==> flow/design.v <==
`timescale 1ns / 1ps
module debounce(pb_debounced, pb, clk);
    output pb_debounced;
    input pb;
    input clk;
    reg [3:0] DFF;
    always @(posedge clk) begin
        DFF[3:1] <= DFF[2:0];
        DFF[0] <= pb;
    end
    assign pb_debounced = (DFF == 4'b1111) ? 1'b1 : 1'b0;
endmodule
module button(clk, btn, rst_n);
    input clk;
    input btn;
    output reg rst_n;
    always @(posedge clk) begin
        rst_n <= ~btn;
    end
endmodule
module one_pulse(clk, signal, op);
    input clk;
    input signal;
    output reg op;
    reg delay;
    always @(posedge clk) begin
        if (signal == 1'b1 && delay == 1'b0)
            op <= 1'b1;
        else
            op <= 1'b0;
        delay <= signal;
    end
endmodule
`timescale 1ns / 1ps
module clock_divider(
    input clk,
    input rst_n,
    input [31:0] num,
    output reg clk_div
    );
    reg [31:0] count;
    wire enough;
    assign enough = count >= num - 32'd1;
    always @(posedge clk) begin
        if (~rst_n || !enough) begin
            clk_div <= 1'b0;
        end else begin            
            clk_div <= 1'b1;
        end
        if (~rst_n || enough) begin
            count <= 32'd0;
        end else begin            
            count <= count + 32'd1;
        end
    end
endmodule
`timescale 1ns / 1ps
module pulse_wave_gen(
    input clk,
    input rst,
    input sample_tick,
    input [15:0]wave_length,  
    input [6:0]amplitude,
    input [5:0] duty,
    output [7:0]out
    );
    wire [15:0] high_length;
    wire [15:0] low_length;
    assign high_length = (wave_length * duty) >> 6;
    assign low_length = wave_length - high_length;
    wire state_transition;
    reg state;
    reg [15:0]sample_count;
    parameter up = 1'b0;
    parameter down = 1'b1;
    always @(posedge clk) begin
        if (state_transition || ~rst) begin
            sample_count <= 16'd0;
        end else begin
            if (sample_tick) 
                sample_count <= sample_count + 16'd1;
            else
                sample_count <= sample_count;
        end
        if (~rst) begin
            state <= up;
        end else begin
            if (state_transition)
                state <= ~state;
            else
                state <= state;
        end
    end
    assign state_transition = (sample_count >= high_length && state == up) || (sample_count >= low_length && state == down);
    assign out = (state == down)? (8'd127 - amplitude) : (8'd127 + amplitude);
endmodule
`timescale 1ns / 1ps
module triangle_wave_gen(
    input clk,
    input rst,
    input sample_tick,
    input [15:0]wave_length,  
    input [6:0]amplitude,
    output [7:0]out
    );
    wire [15:0] first_half_length;
    wire [15:0] second_half_length;
    assign first_half_length = wave_length >> 1;
    assign second_half_length = wave_length - first_half_length;
    wire state_transition;
    reg state;
    reg [15:0]sample_count;
    parameter up = 1'b0;
    parameter down = 1'b1;
    always @(posedge clk) begin
        if (state_transition || ~rst) begin
            sample_count <= 16'd0;
        end else begin
            if (sample_tick) 
                sample_count <= sample_count + 16'd1;
            else
                sample_count <= sample_count;
        end
        if (~rst) begin
            state <= up;
        end else begin
            if (state_transition)
                state <= ~state;
            else
                state <= state;
        end
    end
    assign state_transition = (sample_count >= first_half_length && state == up) || (sample_count >= second_half_length && state == down);
    assign out = (state == up)? (sample_count * amplitude * 2 / first_half_length) + (8'd127 - amplitude) : ((second_half_length - sample_count)* amplitude * 2 / second_half_length) + (8'd127 - amplitude);
endmodule
`timescale 1ns / 1ps
module AD_envelope_gen(
    input clk,
    input rst,
    input sample_tick,
    input [15:0]attack_time,
    input [15:0]decay_time,
    input [6:0] amplitude,
    input note_pressed,
    output [7:0]envelope
    );
    wire note_start;
    one_pulse op1(clk, note_pressed, note_start);
    wire state_transition;
    reg [15:0] sample_count;
    reg [1:0] state;
    wire [1:0] next_state;
    parameter attack = 2'd0;
    parameter decay = 2'd1;
    parameter idle = 2'd2;
    assign state_transition = (sample_count >= attack_time && state == attack) || (sample_count >= decay_time && state == decay) || note_start;
    assign next_state = note_start ? attack : (state + 2'd1);
    always @(posedge clk) begin
        if (~rst) begin
            state <= idle;
        end else begin
            if (state_transition)
                state <= next_state;
            else
                state <= state;
        end
        if (~rst || state_transition) begin
            sample_count <= 16'd0;
        end else begin
            if (sample_tick) begin
                sample_count <= sample_count + 16'd1;
            end else begin
                sample_count <= sample_count;
            end
        end
    end
    reg [11:0] ve;
    always @(posedge clk) begin
        if (~rst) begin
            ve <= 8'd0;
        end else begin
            if (sample_tick) begin
                if (state == attack)
                    ve <= amplitude * sample_count / attack_time;
                else if (state == decay)
                    ve <= amplitude * (decay_time - sample_count) / decay_time;
                else
                    ve <= 8'd0;
            end else begin
                ve <= ve;
            end
        end
    end
    assign envelope = ve > 8'd255 ? 8'd255 : ve[7:0];
endmodule
`timescale 1ns / 1ps
module noise_gen(
    input clk,
    input rst,
    input clk_div,
    input [6:0] amplitude,
    output [7:0] out
    );
    reg [7:0] noise;
    always @(posedge clk) begin
        if (~rst) begin
            noise <= 8'd27;
        end else begin
            if (clk_div) begin
                noise[7] <= noise[6];
                noise[6] <= noise[5];
                noise[5] <= noise[4];
                noise[4] <= noise[3];
                noise[3] <= noise[2];
                noise[2] <= noise[1];
                noise[1] <= noise[0];
                noise[0] <= noise[3] ^ noise[7];
            end else begin
                noise <= noise;
            end
        end
    end
    assign out = ((noise * amplitude) / 16'd127) + 8'd127 - amplitude;
endmodule
`timescale 1ns / 1ps
module mixer(
    input clk,
    input rst,
    input sample_tick,
    input [7:0] in0,
    input [7:0] in1,
    input [7:0] in2,
    input [7:0] in3,
    output reg [7:0] out
    );
    reg [9:0] mixed_value;
    wire [7:0] next_value;
    wire [9:0] sum;
    assign sum = ((in0 + in1) + (in2 + in3));
    always @(posedge clk) begin
        if (~rst) begin
            mixed_value <= 10'd0;
            out <= 8'd127;
        end else begin
            mixed_value <= (sum > 10'd381)? sum - 10'd381 : 10'd0;
            out <= sample_tick ? next_value : out;
        end
    end
    assign next_value = (mixed_value > 10'd255)? 8'd255 : mixed_value[7:0];    
endmodule
`timescale 1ns / 1ps
module PWM_gen (
    input clk,
    input rst,
    input [7:0] duty,
    output reg PWM
);
reg [7:0] count;
always @(posedge clk) begin
    if (~rst) begin
        count <= 8'd0;
        PWM <= 1'b0;
    end else begin
        count <= count + 8'd1;
        if(count < duty)
            PWM <= 1'b1;
        else
            PWM <= 1'b0;
    end
end
endmodule
`timescale 1ns / 1ps
module synth_top(
    input clk,
    input rst,
    input btnL,
    input [15:0] sw,
    output [3:0] led,
	output pmod_1,	 
	output pmod_2,	 
	output pmod_4	 
    );
    wire trigger_noise;
    debounce dn(trigger_noise, btnL, clk);
    assign led = sw[3:0];
    assign pmod_2 = 1'd1;	 
    assign pmod_4 = 1'd1;	 
    wire sample_tick;
    wire noise_tick;
    wire rst_n;
    button br(clk, rst, rst_n);
    clock_divider cd(
        clk,
        rst_n,
        16'd1024,
        sample_tick
    );
    clock_divider cdn(
        clk,
        rst_n,
        {16'd0, 16'b1110_1110_0110_0001},
        noise_tick
    );
    wire wnotecd, wnotecd2;
    clock_divider cdnote(
        clk,
        rst_n,
        32'd250_000,
        wnotecd
    );
    clock_divider cdnote2(
        clk,
        rst_n,
        32'd125_000,
        wnotecd2
    );
    reg [15:0] pulse1_wave_len;
    reg [15:0] pulse2_wave_len;
    reg [15:0] tri_wave_len;
    parameter [0:31] score_amp1 = 32'b1111_1111_1111_1111_0000_0000_0000_0000;
    parameter [0:31] score_amp2 = 32'b1000_0010_1000_0000_0000_0000_0000_0000;
    reg [4:0] score_ptr;
    always @(posedge clk) begin
        if (score_ptr == 5'd0) begin
            pulse2_wave_len <= 16'd148;
        end else begin
            pulse2_wave_len <= 16'd187;
        end
        if (~rst_n) begin
            tri_wave_len <= 16'd1493;
        end else begin
            if (wnotecd) begin
                if (tri_wave_len == 16'd747) begin
                    tri_wave_len <= 16'd1493;
                end else begin
                    tri_wave_len <= 16'd747;
                end
            end else begin
                tri_wave_len <= tri_wave_len;
            end
        end
        if (~rst_n) begin
            pulse1_wave_len <= 16'd373;
        end else begin
            if (wnotecd2) begin
                if (pulse1_wave_len == 16'd373) begin
                    pulse1_wave_len <= 16'd333;
                end else if (pulse1_wave_len == 16'd333) begin
                    pulse1_wave_len <= 16'd296;
                end else if (pulse1_wave_len == 16'd296) begin
                    pulse1_wave_len <= 16'd249;
                end else begin
                    pulse1_wave_len <= 16'd373;
                end
            end else begin
                pulse1_wave_len <= pulse1_wave_len;
            end
        end
        if (~rst_n) begin
            score_ptr <= 5'd0;
        end else begin
            if (wnotecd2) begin
                score_ptr <= score_ptr + 5'd1;
            end else begin
                score_ptr <= score_ptr;
            end
        end
    end
    wire [7:0] pulse1_out;
    wire [7:0] pulse2_out;
    wire [7:0] triangle_out;
    wire [7:0] noise_out;
    wire [7:0] mixer_out;
    pulse_wave_gen pwg1(
        .clk(clk),
        .rst(rst_n),
        .sample_tick(sample_tick),
        .wave_length(pulse1_wave_len),  
        .amplitude(7'd7 * score_amp1[score_ptr]),
        .duty(31),
        .out(pulse1_out)
    );
    pulse_wave_gen pwg2(
        .clk(clk),
        .rst(rst_n),
        .sample_tick(sample_tick),
        .wave_length(pulse2_wave_len),  
        .amplitude(7'd15 * score_amp2[score_ptr]),
        .duty(8),
        .out(pulse2_out)
    );
    triangle_wave_gen twg(
        .clk(clk),
        .rst(rst_n),
        .sample_tick(sample_tick),
        .wave_length(tri_wave_len),  
        .amplitude(127),
        .out(triangle_out)
    );
    wire [7:0] noise_envelope;
    AD_envelope_gen noise_ad(
    .clk(clk),
    .rst(rst_n),
    .sample_tick(sample_tick),
    .attack_time(200),
    .decay_time(5000),
    .amplitude(127),
    .note_pressed(trigger_noise),
    .envelope(noise_envelope)
    );
    noise_gen ng(
        .clk(clk),
        .rst(rst_n),
        .clk_div(noise_tick),
        .amplitude(noise_envelope),
        .out(noise_out)
    );
    reg [7:0] pulse1;
    reg [7:0] pulse2;
    reg [7:0] triangle;
    reg [7:0] noise;
    always @(posedge clk) begin
        if (sw[3])
            pulse1 <= pulse1_out;
        else
            pulse1 <= 8'd127;
        if (sw[2])
            pulse2 <= pulse2_out;
        else
            pulse2 <= 8'd127;
        if (sw[1])
            triangle <= triangle_out;
        else
            triangle <= 8'd127;
        if (sw[0])
            noise <= noise_out;
        else
            noise <= 8'd127;
    end
    mixer mx(
        .clk(clk),
        .rst(rst_n),
        .sample_tick(sample_tick),
        .in0(pulse1),
        .in1(pulse2),
        .in2(triangle),
        .in3(noise),
        .out(mixer_out)
    );
    PWM_gen audio_out(
        .clk(clk),
        .rst(rst_n),
        .duty(mixer_out),
        .PWM(pmod_1)
    );
endmodule
Wiki page: synth_top / tool data

# Step by step through the tools: synth_top

Module synth_top before and after one edit of its RTL, step after step.
"unedited" refers to lines of the RTL above, "edited" to lines of the edited file.
"difference": "edited" minus "unedited" as printed here. "rel. change": 100 x difference / "unedited".
Operators carry their Yosys type and port widths (W data, S select, Z words).
Library cell names are shortened.
Not given: -

Top module: synth_top
Clock port: clk
Standard-cell library: sky130hd
Corner: tt_025C_1v80

# Diff

Unified diff, file above to edited file.
The edit is scripted: it alters the design's behaviour and was not made to optimise anything.

```diff
@@ -132,5 +132,5 @@
     end
     assign state_transition = (sample_count >= first_half_length && state == up) || (sample_count >= second_half_length && state == down);
-    assign out = (state == up)? (sample_count * amplitude * 2 / first_half_length) + (8'd127 - amplitude) : ((second_half_length - sample_count)* amplitude * 2 / second_half_length) + (8'd127 - amplitude);
+    assign out = ((second_half_length - sample_count)* amplitude * 2 / second_half_length) + (8'd127 - amplitude);
 endmodule
 `timescale 1ns / 1ps
```

# After elaboration

Source: Yosys, flattened and elaborated, memories not mapped. Widths are those after wreduce. Registers that Yosys merges into a memory's read port (data or address) are not register bits. Print and check cells do not count. Equal cells are merged and count once.

Word-level totals:

| element                         | unedited | edited | difference | rel. change (%) |
| word width x clocked read ports | 0        | 0      | 0          | - |
| memory cells                    | 0        | 0      | 0          | - |
| register bits                   | 332      | 332    | 0          | 0.00 |
| output and inout port bits      | 7        | 7      | 0          | 0.00 |
| ROM bits                        | 0        | 0      | 0          | - |
| elaborated cells                | 165      | 162    | -3         | -1.82 |
| bits in latches                 | 0        | 0      | 0          | - |
| RAM bits                        | 0        | 0      | 0          | - |

Cells by class:

| element               | unedited | edited | difference | rel. change (%) |
| bitwise operators     | 7        | 7      | 0          | 0.00 |
| $mul                  | 8        | 7      | -1         | -12.50 |
| eq/ne operators       | 6        | 6      | 0          | 0.00 |
| shift-type cells      | 2        | 2      | 0          | 0.00 |
| reduce/logical cells  | 33       | 33     | 0          | 0.00 |
| div/mod/pow operators | 5        | 4      | -1         | -20.00 |
| add/sub/neg operators | 27       | 27     | 0          | 0.00 |
| magnitude comparators | 16       | 16     | 0          | 0.00 |
| multiplexer cells     | 20       | 19     | -1         | -5.00 |

Operator list:

| kind                      | unedited | edited | difference | rel. change (%) |
| $mux W8                   | 4        | 3      | -1         | -25.00 |
| $div A32 B15 Y32          | 1        | 0      | -1         | -100.00 |
| $mul A16 B7 Y23 const B   | 1        | 0      | -1         | -100.00 |
| $logic_or A1 B1 Y1        | 17       | 17     | 0          | 0.00 |
| $logic_and A1 B1 Y1       | 9        | 9      | 0          | 0.00 |
| $mux W1                   | 7        | 7      | 0          | 0.00 |
| $not A1 Y1                | 6        | 6      | 0          | 0.00 |
| $add A16 B1 Y16 const B   | 4        | 4      | 0          | 0.00 |
| $add A32 B1 Y32 const B   | 4        | 4      | 0          | 0.00 |
| $logic_not A1 Y1          | 4        | 4      | 0          | 0.00 |
| $eq A16 B9 Y1 const B     | 3        | 3      | 0          | 0.00 |
| $ge A16 B16 Y1            | 3        | 3      | 0          | 0.00 |
| $mux W9                   | 3        | 3      | 0          | 0.00 |
| $add A8 B8 Y9             | 2        | 2      | 0          | 0.00 |
| $mul A7 B16 Y16 const A   | 2        | 2      | 0          | 0.00 |
| $mux W12                  | 2        | 2      | 0          | 0.00 |
| $shiftx A32 B6 Y1 const A | 2        | 2      | 0          | 0.00 |
| $add A10 B10 Y10          | 1        | 1      | 0          | 0.00 |
| $add A2 B1 Y2 const B     | 1        | 1      | 0          | 0.00 |
| $add A5 B1 Y5 const B     | 1        | 1      | 0          | 0.00 |
| $add A7 B4 Y8 const A     | 1        | 1      | 0          | 0.00 |
| $add A7 B5 Y8 const A     | 1        | 1      | 0          | 0.00 |
| $add A8 B1 Y8 const B     | 1        | 1      | 0          | 0.00 |
| $add A8 B7 Y8 const B     | 1        | 1      | 0          | 0.00 |
| $div A16 B13 Y16 const B  | 1        | 1      | 0          | 0.00 |
| $div A16 B7 Y16 const B   | 1        | 1      | 0          | 0.00 |
| $div A16 B8 Y16 const B   | 1        | 1      | 0          | 0.00 |
| $div A32 B16 Y32          | 1        | 1      | 0          | 0.00 |

The list need not be complete.

# Logic depth

Depth = most cells in a row (Yosys ltp): at word level without a register or memory, in the mapped netlist without a sequential cell, where the memories' decode and read muxes count.

Logic depth:

| element                       | unedited | edited | difference | rel. change (%) |
| depth in word-level cells     | 6        | 6      | 0          | 0.00 |
| ABC_AREA                      | 0        | 0      | -          | - |
| gate-level depth with buffers | 502      | 517    | +15        | +2.99 |

# After synthesis

Source: synth_stat.txt of the flow (Yosys; design flattened, memories mapped). It holds for the ABC_AREA given above (unset counts as 0); a run with the other value may have another netlist.

Synthesis totals:

| element                        | unedited | edited    | difference | rel. change (%) |
| synthesis area (mm²)           | 0.051099 | 0.0487755 | -0.0023235 | -4.55 |
| standard cells after synthesis | 6403     | 6252      | -151       | -2.36 |
| flip-flop cells                | 291      | 291       | 0          | 0.00 |

Cell types:

| cell type | unedited | edited | difference | rel. change (%) |
| nor2_1    | 479      | 540    | +61        | +12.73 |
| ha_1      | 783      | 725    | -58        | -7.41 |
| fa_1      | 240      | 183    | -57        | -23.75 |
| a21oi_1   | 385      | 334    | -51        | -13.25 |
| o21a_1    | 266      | 216    | -50        | -18.80 |
| nand2_1   | 529      | 570    | +41        | +7.75 |
| nor3_1    | 296      | 257    | -39        | -13.18 |
| o21ai_0   | 236      | 272    | +36        | +15.25 |
| inv_1     | 475      | 448    | -27        | -5.68 |
| and2_1    | 68       | 90     | +22        | +32.35 |
| clkbuf_1  | 115      | 94     | -21        | -18.26 |
| or2_2     | 74       | 55     | -19        | -25.68 |
| o21ai_1   | 36       | 18     | -18        | -50.00 |
| nand4_1   | 65       | 80     | +15        | +23.08 |
| o22ai_1   | 10       | 24     | +14        | +140.00 |
| xor2_1    | 166      | 177    | +11        | +6.63 |
| a211o_1   | 29       | 19     | -10        | -34.48 |
| or2_1     | 11       | 2      | -9         | -81.82 |

The list need not be complete.
The figures by module come from a second, unflattened synthesis with its own total; it is not the netlist above.

Second synthesis, totals:

| element                                 | unedited  | edited    | difference | rel. change (%) |
| cell total of the unflattened synthesis | 9683      | 9117      | -566       | -5.85 |
| area (unflattened synthesis) (mm²)      | 0.0752159 | 0.0710194 | -0.0041965 | -5.58 |

Each row is one instance without its submodules.

Modules, unedited:

| module            | area (mm²) | times used | cells |
| triangle_wave_gen | 0.0337286  | 1          | 4647 |
| AD_envelope_gen   | 0.01435    | 1          | 1855 |
| clock_divider     | 0.0026876  | 4          | 316 |
| pulse_wave_gen    | 0.0041027  | 2          | 488 |
| noise_gen         | 0.0042641  | 1          | 537 |
| mixer             | 0.0016578  | 1          | 193 |
| synth_top         | 0.001594   | 1          | 145 |
| PWM_gen           | 0.0004992  | 1          | 56 |
| debounce          | 0.0000888  | 1          | 5 |
| one_pulse         | 0.0000538  | 1          | 3 |
| button            | 0.0000238  | 1          | 2 |

Modules, edited:

| module            | area (mm²) | times used | cells |
| triangle_wave_gen | 0.0293056  | 1          | 4059 |
| AD_envelope_gen   | 0.01435    | 1          | 1855 |
| clock_divider     | 0.0026876  | 4          | 316 |
| pulse_wave_gen    | 0.0041027  | 2          | 488 |
| noise_gen         | 0.0044906  | 1          | 559 |
| mixer             | 0.0016578  | 1          | 193 |
| synth_top         | 0.001594   | 1          | 145 |
| PWM_gen           | 0.0004992  | 1          | 56 |
| debounce          | 0.0000888  | 1          | 5 |
| one_pulse         | 0.0000538  | 1          | 3 |
| button            | 0.0000238  | 1          | 2 |

# Path before layout

Source: OpenSTA report_checks on the synthesized netlist (no wires, ideal clock, input and output delay 20% of the period each), path of least setup slack; recovery checks are left aside. Register names are those of the netlist, which keeps one name where synthesis merged equal registers.

Timing after synthesis:

| element                           | unedited             | edited               | difference | rel. change (%) |
| path kind                         | register -> register | register -> register | -          | - |
| start point                       | reg twg.state        | reg tri_wave_len[9]  | -          | - |
| end point                         | reg triangle[0]      | reg triangle[0]      | -          | - |
| buffers on the path               | 49                   | 49                   | 0          | 0.00 |
| driving pins on the path          | 471                  | 490                  | +19        | +4.03 |
| data required time (ps)           | 99853                | 99866                | +13        | +0.01 |
| setup time (ps)                   | 147                  | 134                  | -13        | - |
| launch time at the first pin (ps) | 0                    | 0                    | 0          | - |
| clock period (ps)                 | 100000               | 100000               | 0          | 0.00 |
| delay of the path (ps)            | 100267               | 102094               | +1827      | +1.82 |
| arrival time (ps)                 | 100120               | 101960               | +1840      | +1.84 |
| path slack (ps)                   | -267                 | -2094                | -1827      | - |
| synthesis period reached (ps)     | 100267               | 102094               | +1827      | +1.82 |

"delay of the path" = arrival - input delay + setup time.
"driving pins on the path": output pins that drive a net of the path, with the launching flip-flop's if there is one; two outputs of one cell count as two.
"synthesis period reached" is the clock period less the worst setup slack; recovery checks do not enter. This is arithmetic on one report: input and output delays are still those of the set period (20% each).
Between the ends stands the longest chain of elaborated cells between them, by number of cells; it is not shown to be the way that was timed. Of several equally long chains one is given.
Each line given opens the expression or statement behind the cell; cells for indexed reads and writes are added by Yosys, which also makes memories of some case tables.
At most two assigning lines are given for a register; there are more.

Between the ends, after synthesis, unedited:
Path through: dfxtp_1 buf_2 clkbuf_1 clkbuf_1 clkbuf_1 buf_1 buf_1 clkbuf_1 mux2i_1 ha_1 o21a_1 o21ai_0 or3_1 o211ai_1 ha_1 o211ai_1 a31oi_1 o21a_1 [435 not listed] a21oi_1 nor2b_1 o21ai_0 nand2b_1 a21oi_1 nor2b_1 o21ai_0 nand2b_1 a21oi_1 nor2b_1 o21ai_0 nand2b_1 a211oi_1 nand4_1 nor2_1 nand3_1 a2111oi_0 o2111ai_1
Elaborated cells on any way between the ends: 1
RTL lines with such cells: 1

Ends and longest elaborated chain, after synthesis, unedited:

| element         | RTL line | RTL |
| start, declared | 111      | `reg state;` |
| start, assigned | 125      | `state <= up;` |
| start, assigned | 128      | `state <= ~state;` |
| end, assigned   | 432      | `triangle <= triangle_out;` |
| end, assigned   | 434      | `triangle <= 8'd127;` |
| end, declared   | 420      | `reg [7:0] triangle;` |

unedited: Chain of elaborated cells between the ends: none given.

Between the ends, after synthesis, edited:
Path through: dfxtp_1 ha_1 inv_1 o21ai_1 inv_1 clkbuf_1 ha_1 nand4_1 nor3_1 inv_1 a211oi_2 nor2_1 fa_1 fa_1 fa_1 inv_1 fa_1 ha_1 [454 not listed] or4b_4 or3_1 buf_2 buf_2 nor2_1 a21oi_1 ha_1 a21o_1 a21oi_1 nor2b_1 o21ai_0 nand2b_1 a21oi_1 nor2b_1 o21ai_0 nand4b_1 a2111oi_0 o21ai_1
Length of the longest elaborated chain: 4
Elaborated cells on any way between the ends: 4
RTL lines with such cells: 2

Ends and longest elaborated chain, after synthesis, edited:

| element          | RTL line | RTL |
| start, declared  | 319      | `reg [15:0] tri_wave_len;` |
| start, assigned  | 330      | `tri_wave_len <= 16'd1493;` |
| start, assigned  | 339      | `tri_wave_len <= tri_wave_len;` |
| $sub A16 B15 Y16 | 109      | `assign second_half_length = wave_length - first_half_length;` |
| $sub A16 B16 Y17 | 134      | `assign out = ((second_half_length - sample_count)* amplitude * 2 / second_half_length) + (8'd127 - amplitude);` |
| $mul A32 B7 Y31  | 134      |  |
| $div A32 B16 Y32 | 134      |  |
| end, assigned    | 432      | `triangle <= triangle_out;` |
| end, assigned    | 434      | `triangle <= 8'd127;` |
| end, declared    | 420      | `reg [7:0] triangle;` |

# Worst path after layout

Path of least setup slack in the final report of each run of pair A (OpenROAD, finished layout, wires in). Where an end is a register, its clock arrival counts in the times.
The report prints the path's times to 10 ps; the period is as set.

Timing after layout:

| element                           | unedited             | edited               | difference | rel. change (%) |
| path kind                         | register -> register | register -> register | -          | - |
| start point                       | reg tri_wave_len[8]  | reg tri_wave_len[9]  | -          | - |
| end point                         | reg triangle[0]      | reg triangle[0]      | -          | - |
| launch time at the first pin (ps) | 560                  | 560                  | 0          | 0.00 |
| clock period (ps)                 | 100000               | 100000               | 0          | 0.00 |
| arrival time (ps)                 | 94080                | 93660                | -420       | -0.45 |
| path slack (ps)                   | 6290                 | 6750                 | +460       | - |
| driving pins on the path          | 468                  | 477                  | +9         | +1.92 |
| data required time (ps)           | 100360               | 100410               | +50        | +0.05 |
| setup time (ps)                   | 180                  | 160                  | -20        | - |
| buffers on the path               | 24                   | 25                   | +1         | +4.17 |

Between the ends stands the longest chain of elaborated cells between them, by number of cells; it is not shown to be the way that was timed. Of several equally long chains one is given.
At most two assigning lines are given for a register; there are more.

Between the ends, after layout, unedited:
Path through: dfxtp_2 clkinvlp_4 buf_4 ha_2 ha_1 a211oi_2 o21ai_2 o311ai_2 buf_4 nand2_4 ha_1 nor3_1 a21oi_1 ha_1 o21a_1 o21ai_1 or2_2 a21o_1 [432 not listed] nor2b_1 o21ai_0 nand2b_1 a21oi_1 nor2b_1 o21ai_0 nand2b_1 a21oi_1 nor2b_1 o21ai_0 nand2b_1 a211oi_1 buf_4 nand4_1 nor2_1 nand3_1 a2111oi_4 o2111ai_2
Length of the longest elaborated chain: 5
Elaborated cells on any way between the ends: 6
RTL lines with such cells: 2

Ends and longest elaborated chain, after layout, unedited:

| element          | RTL line | RTL |
| start, declared  | 319      | `reg [15:0] tri_wave_len;` |
| start, assigned  | 330      | `tri_wave_len <= 16'd1493;` |
| start, assigned  | 339      | `tri_wave_len <= tri_wave_len;` |
| $sub A16 B15 Y16 | 109      | `assign second_half_length = wave_length - first_half_length;` |
| $sub A16 B16 Y17 | 134      | `assign out = (state == up)? (sample_count * amplitude * 2 / first_half_length) + (8'd127 - amplitude) : ((seco ...` |
| $mul A32 B7 Y31  | 134      |  |
| $div A32 B16 Y32 | 134      |  |
| $mux W8          | 134      |  |
| end, assigned    | 432      | `triangle <= triangle_out;` |
| end, assigned    | 434      | `triangle <= 8'd127;` |
| end, declared    | 420      | `reg [7:0] triangle;` |

Between the ends, after layout, edited:
Path through: dfxtp_4 clkinvlp_4 buf_4 ha_1 ha_1 a211oi_1 nor2_1 a211oi_2 a21oi_1 a21o_1 a21oi_1 o21ai_0 a21oi_1 nor2_1 nor2_1 xnor2_2 inv_1 fa_2 [441 not listed] o21ai_0 a21oi_1 nor2b_1 or4b_4 or3_4 buf_12 nor2_1 a21oi_1 ha_1 a21o_1 a21oi_1 nor2b_1 o21ai_0 o2111ai_1 a21oi_2 nand4b_1 a2111oi_1 o21ai_1
Length of the longest elaborated chain: 4
Elaborated cells on any way between the ends: 4
RTL lines with such cells: 2

Ends and longest elaborated chain, after layout, edited:

| element          | RTL line | RTL |
| start, declared  | 319      | `reg [15:0] tri_wave_len;` |
| start, assigned  | 330      | `tri_wave_len <= 16'd1493;` |
| start, assigned  | 339      | `tri_wave_len <= tri_wave_len;` |
| $sub A16 B15 Y16 | 109      | `assign second_half_length = wave_length - first_half_length;` |
| $sub A16 B16 Y17 | 134      | `assign out = ((second_half_length - sample_count)* amplitude * 2 / second_half_length) + (8'd127 - amplitude);` |
| $mul A32 B7 Y31  | 134      |  |
| $div A32 B16 Y32 | 134      |  |
| end, assigned    | 432      | `triangle <= triangle_out;` |
| end, assigned    | 434      | `triangle <= 8'd127;` |
| end, declared    | 420      | `reg [7:0] triangle;` |

# Flow runs

Both versions went through the flow (Yosys, OpenROAD) with the same settings in each pair. Constraints: input delay and output delay 20% of the set period each, output load 0.01 pF.

Flow settings, pair A:
CORE_UTILIZATION: 40
period_ns: 100.0
CAP_MARGIN: 20
CORE_MARGIN: 2
SLEW_MARGIN: 20

Measured results, pair A:

| element                                                 | unedited  | edited    | difference | rel. change (%) |
| worst hold slack in the final report (ps)               | 346       | 353       | +7         | - |
| lowest setup slack (ps)                                 | 6288      | 6747      | +459       | - |
| area of the standard cells in the finished layout (mm²) | 0.0568207 | 0.0556296 | -0.0011911 | -2.10 |
| summed negative setup slack (ps)                        | 0         | 0         | 0          | - |
| chip area after synthesis (Yosys) (mm²)                 | 0.051099  | 0.0487755 | -0.0023235 | -4.55 |
| die footprint (mm²)                                     | 0.130621  | 0.124747  | -0.005874  | -4.50 |
| final design utilization                                | 0.447     | 0.458     | +0.011     | - |
| clock period achieved (ps)                              | 93712     | 93253     | -459       | -0.49 |

Flow settings, pair B:
CAP_MARGIN: 40
CORE_MARGIN: 2
CORE_UTILIZATION: 44
CTS_CLUSTER_DIAMETER: 383
GPL_ROUTABILITY_DRIVEN: 0
SETUP_SLACK_MARGIN: 5.0
period_ns: 52.9
SLEW_MARGIN: 20

Measured results, pair B:

| element                                                 | unedited  | edited    | difference | rel. change (%) |
| worst hold slack in the final report (ps)               | 345       | 346       | +1         | - |
| lowest setup slack (ps)                                 | -30546    | -31534    | -988       | - |
| area of the standard cells in the finished layout (mm²) | 0.0723469 | 0.0707716 | -0.0015753 | -2.18 |
| summed negative setup slack (ps)                        | -144048   | -161158   | -17110     | - |
| chip area after synthesis (Yosys) (mm²)                 | 0.051099  | 0.0487755 | -0.0023235 | -4.55 |
| die footprint (mm²)                                     | 0.118877  | 0.113532  | -0.005345  | -4.50 |
| final design utilization                                | 0.625     | 0.641     | +0.016     | - |
| clock period achieved (ps)                              | 83446     | 84434     | +988       | +1.18 |

"clock period achieved": clock period set for the run, less the worst setup slack. It is reckoned from that one timing run; input and output delays stay at 20% of the period that was set.
